==> flow/design.v <==
`timescale 1ns / 1ps
module IDP_encoder_42(   
    input wire[29 - 1 : 0] datain,     
    input wire clock,
    output reg[41:0] codeout     
    );
    reg [3:0] code_reg;
    wire [41 - 4 : 0] code_wire;     
    reg [27 - 1 : 0] r_msb;    
    always @(datain) begin       
        if(datain < 102334155) begin   
            code_reg[3:0] = 4'b0000;
            r_msb = datain; 
        end
        else if( (datain >= 102334155) && (datain < 165580141) ) begin
            code_reg[3:0] = 4'b0001;
            r_msb = datain - 63245986; 
        end
        else if( (datain >= 165580141) && (datain < 267914296) ) begin
            code_reg[3:0] = 4'b1000;
            r_msb = datain - 165580141; 
        end
        else if( (datain >= 267914296) && (datain < (165580141 * 2)) ) begin
            code_reg[3:0] = 4'b1001;
            r_msb = datain - 63245986 - 165580141; 
        end
        else if( (datain >= (165580141 * 2)) && (datain < 433494437) ) begin
            code_reg[3:0] = 4'b0011;
            r_msb = datain - 63245986 - 267914296; 
        end
        else if( (datain >= 433494437) && (datain < (267914296 * 2)) ) begin
            code_reg[3:0] = 4'b1100;
            r_msb = datain - 267914296 - 165580141; 
        end
        else if( (datain >= (267914296 * 2)) && (datain < (267914296 * 2 + 63245986)) ) begin
            code_reg[3:0] = 4'b0110;
            r_msb = datain - (267914296 * 2); 
        end
        else if( (datain >= (267914296 * 2 + 63245986)) && (datain < 701408733) ) begin
            code_reg[3:0] = 4'b0111;
            r_msb = datain - (267914296 * 2) - 63245986; 
        end
        else if( (datain >= 701408733) && (datain < (701408733 + 63245986)) ) begin
            code_reg[3:0] = 4'b1110;
            r_msb = datain - (267914296 * 2) - 165580141; 
        end
        else begin
            code_reg[3:0] = 4'b1111;
            r_msb = datain - (267914296 * 2) - 165580141 - 63245986; 
        end
    end
    wire [26 - 1 : 0] r37;
    wire [26 - 1 : 0] r36;
    wire [25 - 1 : 0] r35;
    wire [24 - 1 : 0] r34;
    wire [24 - 1 : 0] r33;
    wire [23 - 1 : 0] r32;
    wire [22 - 1 : 0] r31;
    wire [22 - 1 : 0] r30;
    wire [21 - 1 : 0] r29;
    wire [20 - 1 : 0] r28;
    wire [19 - 1 : 0] r27;
    wire [19 - 1 : 0] r26;
    wire [18 - 1 : 0] r25;
    wire [17 - 1 : 0] r24;
    wire [17 - 1 : 0] r23;
    wire [16 - 1 : 0] r22;
    wire [15 - 1 : 0] r21;
    wire [15 - 1 : 0] r20;
    wire [14 - 1 : 0] r19;
    wire [13 - 1 : 0] r18;
    wire [13 - 1 : 0] r17;
    wire [12 - 1 : 0] r16;
    wire [11 - 1 : 0] r15;
    wire [10 - 1 : 0] r14;
    wire [10 - 1 : 0] r13;
    wire [9 - 1 : 0] r12;
    wire [8 - 1 : 0] r11;
    wire [8 - 1 : 0] r10;
    wire [7 - 1 : 0] r09;
    wire [6 - 1 : 0] r08;
    wire [6 - 1 : 0] r07;
    wire [5 - 1 : 0] r06;
    wire [4 - 1 : 0] r05;
    wire [3 - 1 : 0] r04;
    wire [3 - 1 : 0] r03;
    wire [2 - 1 : 0] r02;
    wire [1 - 1 : 0] r01;
    assign r37 = (code_wire[37] == 0) ? (r_msb) : (r_msb - 39088169);
    assign r36 = (code_wire[36] == 0) ? (r37) : (r37 - 24157817);
    assign r35 = (code_wire[35] == 0) ? (r36) : (r36 - 14930352);
    assign r34 = (code_wire[34] == 0) ? (r35) : (r35 - 9227465);
    assign r33 = (code_wire[33] == 0) ? (r34) : (r34 - 5702887);
    assign r32 = (code_wire[32] == 0) ? (r33) : (r33 - 3524578);
    assign r31 = (code_wire[31] == 0) ? (r32) : (r32 - 2178309);
    assign r30 = (code_wire[30] == 0) ? (r31) : (r31 - 1346269);
    assign r29 = (code_wire[29] == 0) ? (r30) : (r30 - 832040);
    assign r28 = (code_wire[28] == 0) ? (r29) : (r29 - 514229);
    assign r27 = (code_wire[27] == 0) ? (r28) : (r28 - 317811);
    assign r26 = (code_wire[26] == 0) ? (r27) : (r27 - 196418);
    assign r25 = (code_wire[25] == 0) ? (r26) : (r26 - 121393);
    assign r24 = (code_wire[24] == 0) ? (r25) : (r25 - 75025);
    assign r23 = (code_wire[23] == 0) ? (r24) : (r24 - 46368);
    assign r22 = (code_wire[22] == 0) ? (r23) : (r23 - 28657);
    assign r21 = (code_wire[21] == 0) ? (r22) : (r22 - 17711);
    assign r20 = (code_wire[20] == 0) ? (r21) : (r21 - 10946);
    assign r19 = (code_wire[19] == 0) ? (r20) : (r20 - 6765);
    assign r18 = (code_wire[18] == 0) ? (r19) : (r19 - 4181);
    assign r17 = (code_wire[17] == 0) ? (r18) : (r18 - 2584);
    assign r16 = (code_wire[16] == 0) ? (r17) : (r17 - 1597);
    assign r15 = (code_wire[15] == 0) ? (r16) : (r16 - 987);
    assign r14 = (code_wire[14] == 0) ? (r15) : (r15 - 610);
    assign r13 = (code_wire[13] == 0) ? (r14) : (r14 - 377);
    assign r12 = (code_wire[12] == 0) ? (r13) : (r13 - 233);
    assign r11 = (code_wire[11] == 0) ? (r12) : (r12 - 144);
    assign r10 = (code_wire[10] == 0) ? (r11) : (r11 - 89);
    assign r09 = (code_wire[09] == 0) ? (r10) : (r10 - 55);
    assign r08 = (code_wire[08] == 0) ? (r09) : (r09 - 34);
    assign r07 = (code_wire[07] == 0) ? (r08) : (r08 - 21);
    assign r06 = (code_wire[06] == 0) ? (r07) : (r07 - 13);
    assign r05 = (code_wire[05] == 0) ? (r06) : (r06 - 8);
    assign r04 = (code_wire[04] == 0) ? (r05) : (r05 - 5);
    assign r03 = (code_wire[03] == 0) ? (r04) : (r04 - 3);
    assign r02 = (code_wire[02] == 0) ? (r03) : (r03 - 2);
    assign r01 = (code_wire[01] == 0) ? (r02) : (r02 - 1);
    assign code_wire[37] = (r_msb < 39088169) ? (0) : ( (r_msb >= 63245986) ? (1) : (code_reg[0]) );
    assign code_wire[36] = (r37 < 24157817) ? (0) : ( (r37 >= 39088169) ? (1) : (code_wire[37]) );
    assign code_wire[35] = (r36 < 14930352) ? (0) : ( (r36 >= 24157817) ? (1) : (code_wire[36]) );
    assign code_wire[34] = (r35 < 9227465) ? (0) : ( (r35 >= 14930352) ? (1) : (code_wire[35]) );
    assign code_wire[33] = (r34 < 5702887) ? (0) : ( (r34 >= 9227465) ? (1) : (code_wire[34]) );
    assign code_wire[32] = (r33 < 3524578) ? (0) : ( (r33 >= 5702887) ? (1) : (code_wire[33]) );
    assign code_wire[31] = (r32 < 2178309) ? (0) : ( (r32 >= 3524578) ? (1) : (code_wire[32]) );
    assign code_wire[30] = (r31 < 1346269) ? (0) : ( (r31 >= 2178309) ? (1) : (code_wire[31]) );
    assign code_wire[29] = (r30 < 832040) ? (0) : ( (r30 >= 1346269) ? (1) : (code_wire[30]) );
    assign code_wire[28] = (r29 < 514229) ? (0) : ( (r29 >= 832040) ? (1) : (code_wire[29]) );
    assign code_wire[27] = (r28 < 317811) ? (0) : ( (r28 >= 514229) ? (1) : (code_wire[28]) );
    assign code_wire[26] = (r27 < 196418) ? (0) : ( (r27 >= 317811) ? (1) : (code_wire[27]) );
    assign code_wire[25] = (r26 < 121393) ? (0) : ( (r26 >= 196418) ? (1) : (code_wire[26]) );
    assign code_wire[24] = (r25 < 75025) ? (0) : ( (r25 >= 121393) ? (1) : (code_wire[25]) );
    assign code_wire[23] = (r24 < 46368) ? (0) : ( (r24 >= 75025) ? (1) : (code_wire[24]) );
    assign code_wire[22] = (r23 < 28657) ? (0) : ( (r23 >= 46368) ? (1) : (code_wire[23]) );
    assign code_wire[21] = (r22 < 17711) ? (0) : ( (r22 >= 28657) ? (1) : (code_wire[22]) );
    assign code_wire[20] = (r21 < 10946) ? (0) : ( (r21 >= 17711) ? (1) : (code_wire[21]) );
    assign code_wire[19] = (r20 < 6765) ? (0) : ( (r20 >= 10946) ? (1) : (code_wire[20]) );
    assign code_wire[18] = (r19 < 4181) ? (0) : ( (r19 >= 6765) ? (1) : (code_wire[19]) );
    assign code_wire[17] = (r18 < 2584) ? (0) : ( (r18 >= 4181) ? (1) : (code_wire[18]) );
    assign code_wire[16] = (r17 < 1597) ? (0) : ( (r17 >= 2584) ? (1) : (code_wire[17]) );
    assign code_wire[15] = (r16 < 987) ? (0) : ( (r16 >= 1597) ? (1) : (code_wire[16]) );
    assign code_wire[14] = (r15 < 610) ? (0) : ( (r15 >= 987) ? (1) : (code_wire[15]) );
    assign code_wire[13] = (r14 < 377) ? (0) : ( (r14 >= 610) ? (1) : (code_wire[14]) );
    assign code_wire[12] = (r13 < 233) ? (0) : ( (r13 >= 377) ? (1) : (code_wire[13]) );
    assign code_wire[11] = (r12 < 144) ? (0) : ( (r12 >= 233) ? (1) : (code_wire[12]) );
    assign code_wire[10] = (r11 < 89) ? (0) : ( (r11 >= 144) ? (1) : (code_wire[11]) );
    assign code_wire[9] = (r10 < 55) ? (0) : ( (r10 >= 89) ? (1) : (code_wire[10]) );
    assign code_wire[8] = (r09 < 34) ? (0) : ( (r09 >= 55) ? (1) : (code_wire[9]) );
    assign code_wire[7] = (r08 < 21) ? (0) : ( (r08 >= 34) ? (1) : (code_wire[8]) );
    assign code_wire[6] = (r07 < 13) ? (0) : ( (r07 >= 21) ? (1) : (code_wire[7]) );
    assign code_wire[5] = (r06 < 8) ? (0) : ( (r06 >= 13) ? (1) : (code_wire[6]) );
    assign code_wire[4] = (r05 < 5) ? (0) : ( (r05 >= 8) ? (1) : (code_wire[5]) );
    assign code_wire[3] = (r04 < 3) ? (0) : ( (r04 >= 5) ? (1) : (code_wire[4]) );
    assign code_wire[2] = (r03 < 2) ? (0) : ( (r03 >= 3) ? (1) : (code_wire[3]) );
    assign code_wire[1] = (r02 < 1) ? (0) : ( (r02 >= 2) ? (1) : (code_wire[2]) );
    assign code_wire[0] = r01;
    always @(posedge clock) begin
        codeout[41 - 4 : 0] <= code_wire;
        codeout[41 : 41 - 3] <= code_reg;
    end
endmodule
---- Tool chain data of IDP_encoder_42 ----
What the tools print for IDP_encoder_42, step after step.
Lines are those of the file above, counted from 1.
Operators: Yosys type, input widths -> output width; for muxes data width and select width s.
A cell with -- has no value.
inputs
  top ..................................... IDP_encoder_42
  clock input ............................. clock
  library ................................. sky130hd
  timing corner ........................... tt_025C_1v80

---- Word level ----
Yosys after proc, flatten, opt, wreduce and memory -nomap, before mapping. Enables and synchronous resets that opt folds into registers are not counted as muxes. Memory bits, and registers merged into a memory's read port (data or address), are not among the register bits. Print and check cells are not counted. Equal cells are merged and count once.
operators by class
  add/sub/neg operators ................... 47
  magnitude comparators ................... 91
  muxes and demuxes ....................... 129
  reductions and logical operators ........ 8
operators with widths
  cell                    count
  $mux 27                 9
  $sub 27x26->27 const B  4
  $lt 29x30->1 const B    3
  $ge 29x29->1 const B    3
  $lt 29x29->1 const B    3
  $sub 27x27->27 const B  3
  $mux 1                  77
  $ge 29x30->1 const B    2
  $ge 29x28->1 const B    2
  $lt 29x28->1 const B    2
  $sub 27x25->27 const B  2
  $mux 26                 2
  $mux 24                 2
  $mux 22                 2
  $mux 19                 2
  $mux 17                 2
  $mux 4                  8
  $mux 15                 2
  $ge 29x27->1 const B    1
  $lt 29x27->1 const B    1
  $sub 27x20->27 const B  1
  $ge 27x26->1 const B    1
  $lt 27x26->1 const B    1
  $lt 26x24->1 const B    1
  $sub 26x25->26 const B  1
  $ge 26x25->1 const B    1
  $lt 26x25->1 const B    1
  $sub 26x26->26 const B  1
Other operator kinds: 122; their cells: 135.
bit counts
  flip-flop bits (word level) ............. 42
  input port bits ......................... 30
  elaborated cells ........................ 277

---- Depth ----
Longest topological path by Yosys (ltp), each cell counted once; first at word level (registers and memories cut), then after technology mapping (sequential cells cut; the memories' decode and read muxes count).
logic depth
  depth after elaboration ................. 160
  ABC_AREA ................................ 0
  gate-level depth with buffers ........... 325
  depth with buffers taken out ............ 276

---- Netlist ----
The flow's flattened synthesis, as Yosys stat reports it; memories are mapped. The netlist is that of the ABC_AREA named above (0 if unset); the other value can give another one.
cell types
  type                       count  total area (um^2)
  sky130_fd_sc_hd__xnor2_1   457    4E+03
  sky130_fd_sc_hd__nor2_1    551    2.07E+03
  sky130_fd_sc_hd__nand2_1   467    1.75E+03
  sky130_fd_sc_hd__a21oi_1   330    1.65E+03
  sky130_fd_sc_hd__xor2_1    147    1.29E+03
  sky130_fd_sc_hd__o21ai_0   246    1.23E+03
  sky130_fd_sc_hd__ha_1      91     1.14E+03
  sky130_fd_sc_hd__nor3_1    222    1.11E+03
  sky130_fd_sc_hd__nand3_1   208    1.04E+03
  sky130_fd_sc_hd__mux2i_1   96     960.922
  sky130_fd_sc_hd__buf_6     80     900.864
  sky130_fd_sc_hd__dfxtp_1   42     840.806
  sky130_fd_sc_hd__a211oi_1  106    795.763
  sky130_fd_sc_hd__o211ai_1  105    788.256
  sky130_fd_sc_hd__a31oi_1   119    744.464
  sky130_fd_sc_hd__inv_1     186    698.17
  sky130_fd_sc_hd__nand4_1   94     588.064
  sky130_fd_sc_hd__a21o_1    76     570.547
Not listed: further types 195, cells in them 2440.
synthesis totals
  mapped cells ............................ 6063
  cell area after synthesis ............... 43469.2 um^2
  sequential area ......................... 840.8 um^2
  mapped flip-flops ....................... 42
  buffer cells ............................ 311

---- Timing after synthesis ----
Path of least setup slack by OpenSTA after synthesis, without wires, with an ideal clock, recovery checks aside; 20% of the period is set as input and as output delay. Where synthesis merged equal registers, the netlist keeps one of their names.
timing after synthesis
  kind .................................... input-to-reg
  from .................................... in datain[2]
  to ...................................... reg codeout[0]
  clock period ............................ 70.0 ns
  setup time .............................. 0.122 ns
  time at the first pin ................... 14.000 ns
  data arrival time ....................... 73.178 ns
  data required time ...................... 69.878 ns
  slack ................................... -3.300 ns
  path delay .............................. 59.300 ns
  stages on the path ...................... 303
  buffers on the path ..................... 47
  synthesis period reached ................ 73.3 ns
"path delay" is the arrival time less input delay plus setup time.
"stages on the path": output pins that drive a net of the path, with the launching flip-flop's if there is one; two outputs of one cell count as two.
"synthesis period reached" = period - worst setup slack (recovery checks aside). The figure is calculated, with input and output delays left at 20% of the set period.
The rows between start and end are the longest chain of elaborated cells between them; the timing report does not say that the signal goes this way. Where chains are equally long, one stands for them.
Each line given opens the expression or statement behind the cell; cells for indexed reads and writes are added by Yosys, which also makes memories of some case tables.
on the way, after synthesis
  path through ............................ sky130_fd_sc_hd__buf_2 > sky130_fd_sc_hd__inv_1 > sky130_fd_sc_hd__ha_1 > sky130_fd_sc_hd__buf_4 > sky130_fd_sc_hd__xor2_1 > sky130_fd_sc_hd__ha_1 > sky130_fd_sc_hd__nand2b_1 > sky130_fd_sc_hd__a221oi_1 > sky130_fd_sc_hd__o21ai_1 > sky130_fd_sc_hd__a21oi_1 > sky130_fd_sc_hd__nor3_1 > sky130_fd_sc_hd__o41a_1 > sky130_fd_sc_hd__a41o_4 > sky130_fd_sc_hd__or4_4 > sky130_fd_sc_hd__o211ai_4 > sky130_fd_sc_hd__a2111o_4 > sky130_fd_sc_hd__a31oi_4 > sky130_fd_sc_hd__a21oi_4 > (+267 left out) > sky130_fd_sc_hd__a21oi_1 > sky130_fd_sc_hd__ha_1 > sky130_fd_sc_hd__o32a_1 > sky130_fd_sc_hd__o211ai_2 > sky130_fd_sc_hd__buf_4 > sky130_fd_sc_hd__mux2_2 > sky130_fd_sc_hd__ha_1 > sky130_fd_sc_hd__or2_1 > sky130_fd_sc_hd__o211ai_2 > sky130_fd_sc_hd__nand3_2 > sky130_fd_sc_hd__mux2i_4 > sky130_fd_sc_hd__inv_2 > sky130_fd_sc_hd__ha_1 > sky130_fd_sc_hd__inv_1 > sky130_fd_sc_hd__a21oi_1 > sky130_fd_sc_hd__a31oi_1 > sky130_fd_sc_hd__o32ai_1 > sky130_fd_sc_hd__a221o_1
  cells in the longest elaborated chain ... 160
  elaborated cells between the ends (all ways) .. 275
  those cells by class .................... add/sub: 47; compare: 91; mux: 129; reduce/logical: 8
RTL lines, path after synthesis
  element             RTL line  source
  start: declaration  3         input wire[29 - 1 : 0] datain,
  $sub 27x27->27      49        r_msb = datain - (267914296 * 2) - 165580141 - 63245986;
  $sub 27x26->27      49
  $sub 27x27->27      49
  $mux 27             43        else if( (datain >= 701408733) && (datain < (701408733 + 63245986)) ) begin
  $mux 27             39        else if( (datain >= (267914296 * 2 + 63245986)) && (datain < 701408733) ) begin
  $mux 27             35        else if( (datain >= (267914296 * 2)) && (datain < (267914296 * 2 + 63245986)) ) begin
  $mux 27             31        else if( (datain >= 433494437) && (datain < (267914296 * 2)) ) begin
  (+144 left out)     --
  $mux 3              123       assign r03 = (code_wire[03] == 0) ? (r04) : (r04 - 3);
  $ge 3x2->1          161       assign code_wire[2] = (r03 < 2) ? (0) : ( (r03 >= 3) ? (1) : (code_wire[3]) );
  $mux 1 x2           161
  $mux 2              124       assign r02 = (code_wire[02] == 0) ? (r03) : (r03 - 2);
  $ge 2x2->1          162       assign code_wire[1] = (r02 < 1) ? (0) : ( (r02 >= 2) ? (1) : (code_wire[2]) );
  $mux 1 x2           162
  $mux 1              125       assign r01 = (code_wire[01] == 0) ? (r02) : (r02 - 1);
  end: assignment     165       codeout[41 - 4 : 0] <= code_wire;
  end: declaration    5         output reg[41:0] codeout
Nets of the timed path that keep an RTL name, with a line that drives or declares them; the list need not be complete.
nets with RTL names, path after synthesis
  net            RTL line  source
  code_wire[37]  126       assign code_wire[37] = (r_msb < 39088169) ? (0) : ( (r_msb >= 63245986) ? (1) : (code_reg[0]) );
  code_wire[31]  132       assign code_wire[31] = (r32 < 2178309) ? (0) : ( (r32 >= 3524578) ? (1) : (code_wire[32]) );
  code_wire[28]  135       assign code_wire[28] = (r29 < 514229) ? (0) : ( (r29 >= 832040) ? (1) : (code_wire[29]) );
  code_wire[25]  138       assign code_wire[25] = (r26 < 121393) ? (0) : ( (r26 >= 196418) ? (1) : (code_wire[26]) );
  code_wire[24]  139       assign code_wire[24] = (r25 < 75025) ? (0) : ( (r25 >= 121393) ? (1) : (code_wire[25]) );

---- Timing after layout ----
Path of least setup slack in the final report of run 1 (OpenROAD, finished layout, wires in). Where an end is a register, its clock arrival counts in the times.
timing after layout
  kind .................................... input-to-reg
  from .................................... in datain[11]
  to ...................................... reg codeout[0]
  clock period ............................ 53.9 ns
  setup time .............................. 0.10 ns
  time at the first pin ................... 10.78 ns
  data arrival time ....................... 60.01 ns
  data required time ...................... 54.17 ns
  slack ................................... -5.83 ns
  stages on the path ...................... 253
  buffers on the path ..................... 25
The rows between start and end are the longest chain of elaborated cells between them; the timing report does not say that the signal goes this way. Where chains are equally long, one stands for them.
on the way, after layout
  path through ............................ sky130_fd_sc_hd__clkdlybuf4s50_1 > sky130_fd_sc_hd__buf_4 > sky130_fd_sc_hd__buf_12 > sky130_fd_sc_hd__nand2_1 > sky130_fd_sc_hd__a21oi_1 > sky130_fd_sc_hd__nor2_4 > sky130_fd_sc_hd__a21o_4 > sky130_fd_sc_hd__nor2_4 > sky130_fd_sc_hd__o21ai_0 > sky130_fd_sc_hd__buf_4 > sky130_fd_sc_hd__xnor2_1 > sky130_fd_sc_hd__inv_1 > sky130_fd_sc_hd__ha_2 > sky130_fd_sc_hd__and3_1 > sky130_fd_sc_hd__a21oi_2 > sky130_fd_sc_hd__a32oi_2 > sky130_fd_sc_hd__o211ai_1 > sky130_fd_sc_hd__o211ai_2 > (+217 left out) > sky130_fd_sc_hd__xnor2_2 > sky130_fd_sc_hd__ha_2 > sky130_fd_sc_hd__o32a_1 > sky130_fd_sc_hd__o211ai_2 > sky130_fd_sc_hd__mux2_4 > sky130_fd_sc_hd__ha_4 > sky130_fd_sc_hd__inv_2 > sky130_fd_sc_hd__a21oi_4 > sky130_fd_sc_hd__buf_4 > sky130_fd_sc_hd__o221ai_4 > sky130_fd_sc_hd__nand3_4 > sky130_fd_sc_hd__mux2i_4 > sky130_fd_sc_hd__inv_2 > sky130_fd_sc_hd__ha_4 > sky130_fd_sc_hd__nand2_4 > sky130_fd_sc_hd__o21ai_0 > sky130_fd_sc_hd__a21o_1 > sky130_fd_sc_hd__a221o_1
  cells in the longest elaborated chain ... 160
  elaborated cells between the ends (all ways) .. 275
  those cells by class .................... add/sub: 47; compare: 91; mux: 129; reduce/logical: 8
RTL lines, path after layout
  element             RTL line  source
  start: declaration  3         input wire[29 - 1 : 0] datain,
  $sub 27x27->27      49        r_msb = datain - (267914296 * 2) - 165580141 - 63245986;
  $sub 27x26->27      49
  $sub 27x27->27      49
  $mux 27             43        else if( (datain >= 701408733) && (datain < (701408733 + 63245986)) ) begin
  $mux 27             39        else if( (datain >= (267914296 * 2 + 63245986)) && (datain < 701408733) ) begin
  $mux 27             35        else if( (datain >= (267914296 * 2)) && (datain < (267914296 * 2 + 63245986)) ) begin
  $mux 27             31        else if( (datain >= 433494437) && (datain < (267914296 * 2)) ) begin
  (+144 left out)     --
  $mux 3              123       assign r03 = (code_wire[03] == 0) ? (r04) : (r04 - 3);
  $ge 3x2->1          161       assign code_wire[2] = (r03 < 2) ? (0) : ( (r03 >= 3) ? (1) : (code_wire[3]) );
  $mux 1 x2           161
  $mux 2              124       assign r02 = (code_wire[02] == 0) ? (r03) : (r03 - 2);
  $ge 2x2->1          162       assign code_wire[1] = (r02 < 1) ? (0) : ( (r02 >= 2) ? (1) : (code_wire[2]) );
  $mux 1 x2           162
  $mux 1              125       assign r01 = (code_wire[01] == 0) ? (r02) : (r02 - 1);
  end: assignment     165       codeout[41 - 4 : 0] <= code_wire;
  end: declaration    5         output reg[41:0] codeout
Nets of the timed path that keep an RTL name, with a line that drives or declares them; the list need not be complete.
nets with RTL names, path after layout
  net            RTL line  source
  code_wire[21]  142       assign code_wire[21] = (r22 < 17711) ? (0) : ( (r22 >= 28657) ? (1) : (code_wire[22]) );
  code_wire[14]  149       assign code_wire[14] = (r15 < 610) ? (0) : ( (r15 >= 987) ? (1) : (code_wire[15]) );
  code_wire[8]   155       assign code_wire[8] = (r09 < 34) ? (0) : ( (r09 >= 55) ? (1) : (code_wire[9]) );

Hand-over note for IDP_encoder_42

Design IDP_encoder_42 on sky130hd. What follows are 5 stored runs of the flow, each under its own settings; their order means nothing. The constraints put input and output delay at 20% of the set period each and load the outputs with 0.01 pF.
"period achieved" = clock period - worst setup slack. The figure is calculated, with input and output delays left at 20% of the set period.
"time on the worst setup path" means the part of the period allowed to the worst setup path (the constraints hold back 20% at inputs and 20% at outputs) less its slack; where the path has registers, the arrival times of their clocks count too.

---- run 1 ----
settings
  CAP_MARGIN = 30
  CORE_UTILIZATION = 40
  CTS_CLUSTER_DIAMETER = 180
  CTS_CLUSTER_SIZE = 16
  GPL_ROUTABILITY_DRIVEN = 0
  MAX_ROUTING_LAYER = met4
  TNS_END_PERCENT = 35
  period_ns = 53.9
  CORE_MARGIN = 2
  SLEW_MARGIN = 20
results
  die footprint ........................... 111326.0 um^2
  worst hold slack after layout ........... 11.471 ns
  utilization after layout ................ 0.665
  standard-cell area of the final layout .. 71372.2 um^2
  time on the worst setup path ............ 48.95 ns
  type of the worst setup path ............ input-to-reg
  area of the synthesized netlist ......... 43469.2 um^2
  period achieved ......................... 59.733 ns
  worst setup slack after layout .......... -5.833 ns
  total negative slack on setup checks .... -40.832 ns

---- run 2 ----
settings
  CELL_PAD_IN_SITES_DETAIL_PLACEMENT = 0
  CORE_ASPECT_RATIO = 0.88
  CORE_UTILIZATION = 67
  CTS_CLUSTER_DIAMETER = 60
  CTS_CLUSTER_SIZE = 69
  MAX_ROUTING_LAYER = met4
  PLACE_DENSITY_LB_ADDON = 0.02
  SETUP_SLACK_MARGIN = 5.0
  TNS_END_PERCENT = 80
  period_ns = 84.7
  CAP_MARGIN = 20
  CORE_MARGIN = 2
  SLEW_MARGIN = 20
results
  die footprint ........................... 66937.4 um^2
  worst hold slack after layout ........... 17.976 ns
  utilization after layout ................ 0.719
  standard-cell area of the final layout .. 46116.7 um^2
  time on the worst setup path ............ 60.13 ns
  type of the worst setup path ............ input-to-reg
  area of the synthesized netlist ......... 43469.2 um^2
  period achieved ......................... 77.073 ns
  worst setup slack after layout .......... 7.627 ns
  total negative slack on setup checks .... 0.000 ns

---- run 3 ----
settings
  ABC_AREA = 1
  CORE_MARGIN = 5
  CORE_UTILIZATION = 29
  CTS_CLUSTER_DIAMETER = 60
  CTS_CLUSTER_SIZE = 10
  PLACE_DENSITY_LB_ADDON = 0.03
  SETUP_SLACK_MARGIN = 5.0
  SLEW_MARGIN = 30
  period_ns = 89.2
  CAP_MARGIN = 20
results
  die footprint ........................... 138749.0 um^2
  worst hold slack after layout ........... 18.624 ns
  utilization after layout ................ 0.3
  standard-cell area of the final layout .. 39295.2 um^2
  time on the worst setup path ............ 52.59 ns
  type of the worst setup path ............ input-to-reg
  area of the synthesized netlist ......... 38105.3 um^2
  period achieved ......................... 70.431 ns
  worst setup slack after layout .......... 18.768 ns
  total negative slack on setup checks .... 0.000 ns

---- run 4 ----
settings
  ABC_AREA = 1
  CAP_MARGIN = 0
  CELL_PAD_IN_SITES_DETAIL_PLACEMENT = 2
  CELL_PAD_IN_SITES_GLOBAL_PLACEMENT = 3
  CORE_ASPECT_RATIO = 1.4
  CORE_MARGIN = 10
  CORE_UTILIZATION = 19
  CTS_CLUSTER_DIAMETER = 60
  CTS_CLUSTER_SIZE = 10
  GPL_ROUTABILITY_DRIVEN = 1
  GPL_TIMING_DRIVEN = 1
  HOLD_SLACK_MARGIN = -0.02
  MAX_ROUTING_LAYER = met5
  MIN_ROUTING_LAYER = met1
  SETUP_SLACK_MARGIN = -2.0
  SLEW_MARGIN = 20
  TNS_END_PERCENT = 30
  period_ns = 43.1
results
  die footprint ........................... 219119.0 um^2
  worst hold slack after layout ........... 9.071 ns
  utilization after layout ................ 0.333
  standard-cell area of the final layout .. 66493.8 um^2
  time on the worst setup path ............ 38.82 ns
  type of the worst setup path ............ input-to-reg
  area of the synthesized netlist ......... 38105.3 um^2
  period achieved ......................... 47.436 ns
  worst setup slack after layout .......... -4.336 ns
  total negative slack on setup checks .... -28.063 ns

---- run 5 ----
settings
  ABC_AREA = 0
  CAP_MARGIN = 10
  CELL_PAD_IN_SITES_GLOBAL_PLACEMENT = 1
  CORE_UTILIZATION = 19
  CTS_CLUSTER_DIAMETER = 60
  CTS_CLUSTER_SIZE = 10
  GPL_ROUTABILITY_DRIVEN = 0
  GPL_TIMING_DRIVEN = 0
  MAX_ROUTING_LAYER = met5
  TNS_END_PERCENT = 30
  period_ns = 43.1
  CORE_MARGIN = 2
  SLEW_MARGIN = 20
results
  die footprint ........................... 232628.0 um^2
  worst hold slack after layout ........... 9.306 ns
  utilization after layout ................ 0.265
  standard-cell area of the final layout .. 60395.4 um^2
  time on the worst setup path ............ 52.60 ns
  type of the worst setup path ............ input-to-reg
  area of the synthesized netlist ......... 43469.2 um^2
  period achieved ......................... 61.216 ns
  worst setup slack after layout .......... -18.116 ns
  total negative slack on setup checks .... -225.119 ns

End of note.
